==> flow/design.v <==
`timescale 1ns / 1ps
module day3_part2_top( clk, rst, rom_addr, rom_data, sum, done );
    input clk;
    input rst;
    output [13:0] rom_addr;
    input [7:0] rom_data;
    output [31:0] sum;
    output done;
    reg [13:0] addr;
    wire [7:0] rom_out;
    reg [63:0] sub_group1;
    reg [63:0] sub_group2;
    reg [63:0] sub_group3;
    reg [63:0] comparator;
    reg [7:0] value;
    reg [31:0] sum_triples;
    localparam READ_1 = 3'b000, READ_2 = 3'b001, READ_3 = 3'b010, COMPARE = 3'b011, GET_VAL = 3'b100, CHECK = 3'b101, DONE = 3'b110;
    reg [2:0] state;
    reg int_done;
    assign sum = sum_triples;
    assign done = int_done;
    assign rom_addr = addr;
    assign rom_out = rom_data;
    always @ (posedge clk)
    begin
    if (rst)
    begin
        addr <= 14'b0;
        sub_group1 <= 64'b0;
        sub_group2 <= 64'b0;
        sub_group3 <= 64'b0;
        comparator <= 64'b0;
        value <= 8'b0;
        sum_triples <= 32'b0;
        state <= READ_1;
        int_done <= 1'b0;
    end
    else
    case (state)
    READ_1:
    begin
        addr <= addr + 1;
        if (rom_out == 8'b0)
            state <= READ_2;
        else
            sub_group1[rom_out] <= 1'b1;
    end
    READ_2:
    begin
        addr <= addr + 1;
        if (rom_out == 8'b0)
            state <= READ_3;
        else
            sub_group2[rom_out] <= 1'b1;
    end
    READ_3:
    begin
        addr <= addr + 1;
        if (rom_out == 8'b0)
            state <= COMPARE;
        else
            sub_group3[rom_out] <= 1'b1;
    end
    COMPARE:
    begin
        comparator <= sub_group1 & sub_group2 & sub_group3;
        if ((sub_group1 & sub_group2 & sub_group3) != 64'b0)
        begin
            value <= 8'b0;
            state <= GET_VAL;
        end
        else
        begin
            state <= CHECK;
        end
    end
    GET_VAL:
    begin
        comparator <= comparator >> 1;
        value <= value + 1;
        if (comparator == 1'b1)
        begin
            state <= CHECK;
            sum_triples <= sum_triples + value;
        end
    end
    CHECK:
    begin
        if (rom_out == 8'b0)
            state <= DONE;
        else
        begin
            state <= READ_1;
            sub_group1 <= 64'b0;
            sub_group2 <= 64'b0;
            sub_group3 <= 64'b0;
            comparator <= 64'b0;
        end
    end
    DONE:
    begin
        int_done <= 1'b1;
    end
    endcase
    end
endmodule
# --- Tool chain data of day3_part2_top ---
# The steps from the RTL of day3_part2_top to its reports follow in flow order.
# Line numbers count from 1 in the design file above.
# Operators carry their Yosys type and port widths (W data, S select, Z words).
# Library cell names are shortened.
inputs:
  design: "day3_part2_top"
  clock: "clk"
  library: "sky130hd"
  lib_corner: "tt_025C_1v80"

# --- Word level ---
# Source: Yosys, flattened and elaborated, memories not mapped. Widths are those after wreduce. Registers that Yosys merges into a memory's read port (data or address) are not register bits. Print and check cells do not count. Equal cells are merged and count once.
word_totals:
  inputBits: 10
  output_inout_bits: 47
  reg_bits: 314
  word_cells: 73
op_classes:
  n_eq: 16
  n_shift: 1
  mux: 17
  n_addsub: 4
  n_logic: 9
  reduce_logical: 17
op_table:
  columns: ["cell", "count"]
  rows:
  - ["$pmux W64 S2", 3]
  - ["$and A64 B64 Y64", 5]
  - ["$mux W64", 4]
  - ["$or A64 B64 Y64", 3]
  - ["$pmux W64 S3", 1]
  - ["$shift A1 B9 Y64 const A", 1]
  - ["$eq A64 B1 Y1 const B", 1]
  - ["$not A64 Y64", 1]
  - ["$reduce_bool A64 Y1", 1]
  - ["$add A32 B8 Y32", 1]
  - ["$ne A2 B2 Y1 const B", 9]
  - ["$pmux W3 S6", 1]
  - ["$pmux W8 S2", 1]
  - ["$mux W3", 5]
  - ["$add A14 B1 Y14 const B", 1]
  - ["$eq A3 B3 Y1 const B", 3]
  - ["$reduce_and A3 Y1", 3]
  - ["$neg A8 Y9", 1]
  - ["$reduce_bool A2 Y1", 4]
  - ["$add A8 B1 Y8 const B", 1]
  - ["$logic_not A8 Y1", 1]
  - ["$mux W8", 1]
  - ["$reduce_and A2 Y1", 3]
  - ["$eq A3 B2 Y1 const B", 2]
  - ["$reduce_bool A6 Y1", 1]
  - ["$reduce_and A5 Y1", 1]
  - ["$eq A3 B1 Y1 const B", 1]
  - ["$logic_not A3 Y1", 1]
# Other operator kinds: 3; their cells: 3.

# --- Longest topological paths ---
# Longest topological path by Yosys (ltp), each cell counted once; first at word level (registers and memories cut), then after technology mapping (sequential cells cut; the memories' decode and read muxes count).
logic_depth:
  word_depth: 7
  abc_area: 0
  ltp_mapped: 11
  ltp_nobuf: 10

# --- Mapped cells and area ---
# Yosys stat after the flow's synthesis: flattened, memories mapped to cells. It holds for the ABC_AREA given above (unset counts as 0); a run with the other value may have another netlist.
# The area totals of this step are shown rounded.
by_type:
  columns: ["cell_type", "count"]
  rows:
  - ["dfxtp_1", 318]
  - ["nor2_1", 242]
  - ["a21oi_1", 133]
  - ["a311oi_1", 63]
  - ["nand2_1", 146]
  - ["a22o_1", 57]
  - ["nand2b_1", 68]
  - ["nand3_1", 83]
  - ["clkbuf_1", 79]
  - ["o21ai_0", 46]
  - ["nor4_1", 31]
  - ["nand4_1", 30]
  - ["xnor2_1", 19]
  - ["ha_1", 11]
  - ["xor2_1", 11]
  - ["buf_2", 15]
  - ["or4_1", 10]
  - ["nor3_1", 14]
# Not listed: further types 38, cells in them 118.
mapped:
  cell_count: 1494
  buf_cells: 94
  area_mm2: 0.0128
  ff_cells: 318
  seq_area_mm2: 0.00637

# --- Path before layout ---
# Path of least setup slack by OpenSTA after synthesis, without wires, with an ideal clock, recovery checks aside; 20% of the period is set as input and as output delay. Where synthesis merged equal registers, the netlist keeps one of their names.
synth_path:
  path_kind: "input to register"
  startpoint: "input port rom_data[0]"
  endpoint: "register sub_group2[17]"
  setup_time_ns: 0.065
  path_delay_ns: 2.059
  period_ns: 4.0
  path_slack_ns: 1.141
  in_delay_ns: 0.800
  arrival_ns: 2.794
  stages: 10
  period_less_setup_slack_ns: 2.859
# "path_delay_ns" is the arrival time less input delay plus setup time.
# "stages": output pins that drive a net of the path, with the launching flip-flop's if there is one; two outputs of one cell count as two.
# "period_less_setup_slack_ns" = period - worst setup slack (recovery checks aside). The figure is calculated, with input and output delays left at 20% of the set period.
# Between the ends stands the longest chain of elaborated cells between them, by number of cells; it is not shown to be the way that was timed. Of several equally long chains one is given.
# A line is the first line of the expression or statement that the cell stems from. Yosys adds cells for indexed reads and writes and turns some case tables into memories.
# A register here has more assigning lines than the two given.
synth_between:
  cell_sequence: "clkbuf_1 > inv_1 > ha_1 > nor3b_1 > or3b_2 > a21oi_1 > o221ai_1 > nor2_1 > a21oi_1 > nor2_1"
  elab_chain_len: 7
synth_rtl:
  columns: ["element", "line", "text"]
  rows:
  - ["from (decl)", 6, "input [7:0] rom_data;"]
  - ["$neg A8 Y9", 54, "sub_group2[rom_out] <= 1'b1;"]
  - ["$shift A1 B9 Y64", 54, null]
  - ["$not A64 Y64", 54, null]
  - ["$and A64 B64 Y64", 54, null]
  - ["$or A64 B64 Y64", 54, null]
  - ["$mux W64", 51, "if (rom_out == 8'b0)"]
  - ["$pmux W64 S2", 39, "case (state)"]
  - ["to (assign)", 30, "sub_group2 <= 64'b0;"]
  - ["to (assign)", 54, null]
  - ["to (decl)", 12, "reg [63:0] sub_group2;"]

# --- Worst path after layout ---
# Path of least setup slack in the final report of flow run A (OpenROAD, finished layout, wires in). Where an end is a register, its clock arrival counts in the times.
layout_path:
  path_kind: "register to register"
  startpoint: "register sum_triples[0]"
  endpoint: "register sum_triples[20]"
  setup_time_ns: 0.02
  arrival_ns: 3.08
  period_ns: 2.28
  stages: 12
  path_slack_ns: -0.20
# Between the ends stands the longest chain of elaborated cells between them, by number of cells; it is not shown to be the way that was timed. Of several equally long chains one is given.
layout_between:
  cell_sequence: "dfxtp_4 > ha_4 > inv_2 > fa_2 > nor2b_1 > o21ai_1 > a21boi_2 > o21ai_2 > a2111oi_4 > buf_4 > or3b_4 > a21oi_2"
  elab_chain_len: 1
layout_rtl:
  columns: ["element", "line", "text"]
  rows:
  - ["from (decl)", 16, "reg [31:0] sum_triples;"]
  - ["from (assign)", 34, "sum_triples <= 32'b0;"]
  - ["from (assign)", 84, "sum_triples <= sum_triples + value;"]
  - ["$add A32 B8 Y32", 84, null]
  - ["to (assign)", 34, null]
  - ["to (assign)", 84, null]
  - ["to (decl)", 16, null]

Appendix: measured runs

Stored flow runs of day3_part2_top (2 of them; Yosys, OpenROAD, sky130hd). They differ in their settings and are not a sequence. Constraints: input delay and output delay 20% of the set period each, output load 0.01 pF.
"critical_path_time_ns" means the part of the period allowed to the worst setup path (the constraints hold back 20% at inputs and 20% at outputs) less its slack; where the path has registers, the arrival times of their clocks count too.
"total_power_uw": no workload was simulated; the value follows from the tool's default switching activity.
Measured values are rounded.

--- flow run A ---
==> flow/run.sh <==
#!/bin/bash
# the make line also repeats the synthesis and layout settings of config.mk as NAME=value (left out here)
make -C /OpenROAD-flow-scripts/flow DESIGN_CONFIG=/design/flow/config.mk WORK_HOME=/design/flow/orfs CLKGATE_MAP_FILE= finish
==> flow/config.mk <==
export PLATFORM = sky130hd
export DESIGN_NAME = day3_part2_top
export DESIGN_NICKNAME = day3_part2_top
export VERILOG_FILES = /design/flow/design.v
export SDC_FILE = /design/flow/constraint.sdc
export NUM_CORES = 4
export LEC_CHECK = 0
export CAP_MARGIN = 20
export CELL_PAD_IN_SITES_GLOBAL_PLACEMENT = 2
export CORE_MARGIN = 3
export CORE_UTILIZATION = 50
export CTS_CLUSTER_DIAMETER = 204
export CTS_CLUSTER_SIZE = 100
export GPL_ROUTABILITY_DRIVEN = 1
export GPL_TIMING_DRIVEN = 1
export MIN_ROUTING_LAYER = met2
export PLACE_DENSITY_LB_ADDON = 0.29
export SETUP_SLACK_MARGIN = 0.11
export SLEW_MARGIN = 40
export TNS_END_PERCENT = 65
==> flow/constraint.sdc <==
create_clock -name core_clock -period 2.28 [get_ports {clk}]
set_input_delay 0.4560 -clock core_clock [delete_from_list [all_inputs] [get_ports {clk}]]
set_output_delay 0.4560 -clock core_clock [all_outputs]
set_load 0.01 [all_outputs]

==> results, as YAML <==
results:
  synthesis_area_mm2: 0.0128
  critical_path_time_ns: 2.48
  critical_path_type: "register to register"
  final_setup_tns_ns: -1.80
  hold_ws_ns: 0.378
  total_power_uw: 8350
  layout_utilization_pct: 65.0
  setup_worst_slack_ns: -0.203
  die_area_mm2: 0.0276

--- flow run B ---
==> flow/run.sh <==
#!/bin/bash
# the make line also repeats the synthesis and layout settings of config.mk as NAME=value (left out here)
make -C /OpenROAD-flow-scripts/flow DESIGN_CONFIG=/design/flow/config.mk WORK_HOME=/design/flow/orfs CLKGATE_MAP_FILE= finish
==> flow/config.mk <==
export PLATFORM = sky130hd
export DESIGN_NAME = day3_part2_top
export DESIGN_NICKNAME = day3_part2_top
export VERILOG_FILES = /design/flow/design.v
export SDC_FILE = /design/flow/constraint.sdc
export NUM_CORES = 4
export LEC_CHECK = 0
export ABC_AREA = 1
export CAP_MARGIN = 20
export CELL_PAD_IN_SITES_DETAIL_PLACEMENT = 1
export CELL_PAD_IN_SITES_GLOBAL_PLACEMENT = 3
export CORE_ASPECT_RATIO = 1.99
export CORE_MARGIN = 4
export CORE_UTILIZATION = 40
export CTS_CLUSTER_DIAMETER = 122
export CTS_CLUSTER_SIZE = 96
export GPL_ROUTABILITY_DRIVEN = 0
export GPL_TIMING_DRIVEN = 0
export HOLD_SLACK_MARGIN = 0.26
export MIN_ROUTING_LAYER = met1
export SETUP_SLACK_MARGIN = 0.74
export SLEW_MARGIN = 20
==> flow/constraint.sdc <==
create_clock -name core_clock -period 4.0 [get_ports {clk}]
set_input_delay 0.8000 -clock core_clock [delete_from_list [all_inputs] [get_ports {clk}]]
set_output_delay 0.8000 -clock core_clock [all_outputs]
set_load 0.01 [all_outputs]

==> results, as YAML <==
results:
  synthesis_area_mm2: 0.0139
  critical_path_time_ns: 2.33
  critical_path_type: "input to register"
  final_setup_tns_ns: 0.000
  hold_ws_ns: 0.452
  total_power_uw: 4760
  layout_utilization_pct: 44.2
  setup_worst_slack_ns: 0.873
  die_area_mm2: 0.038
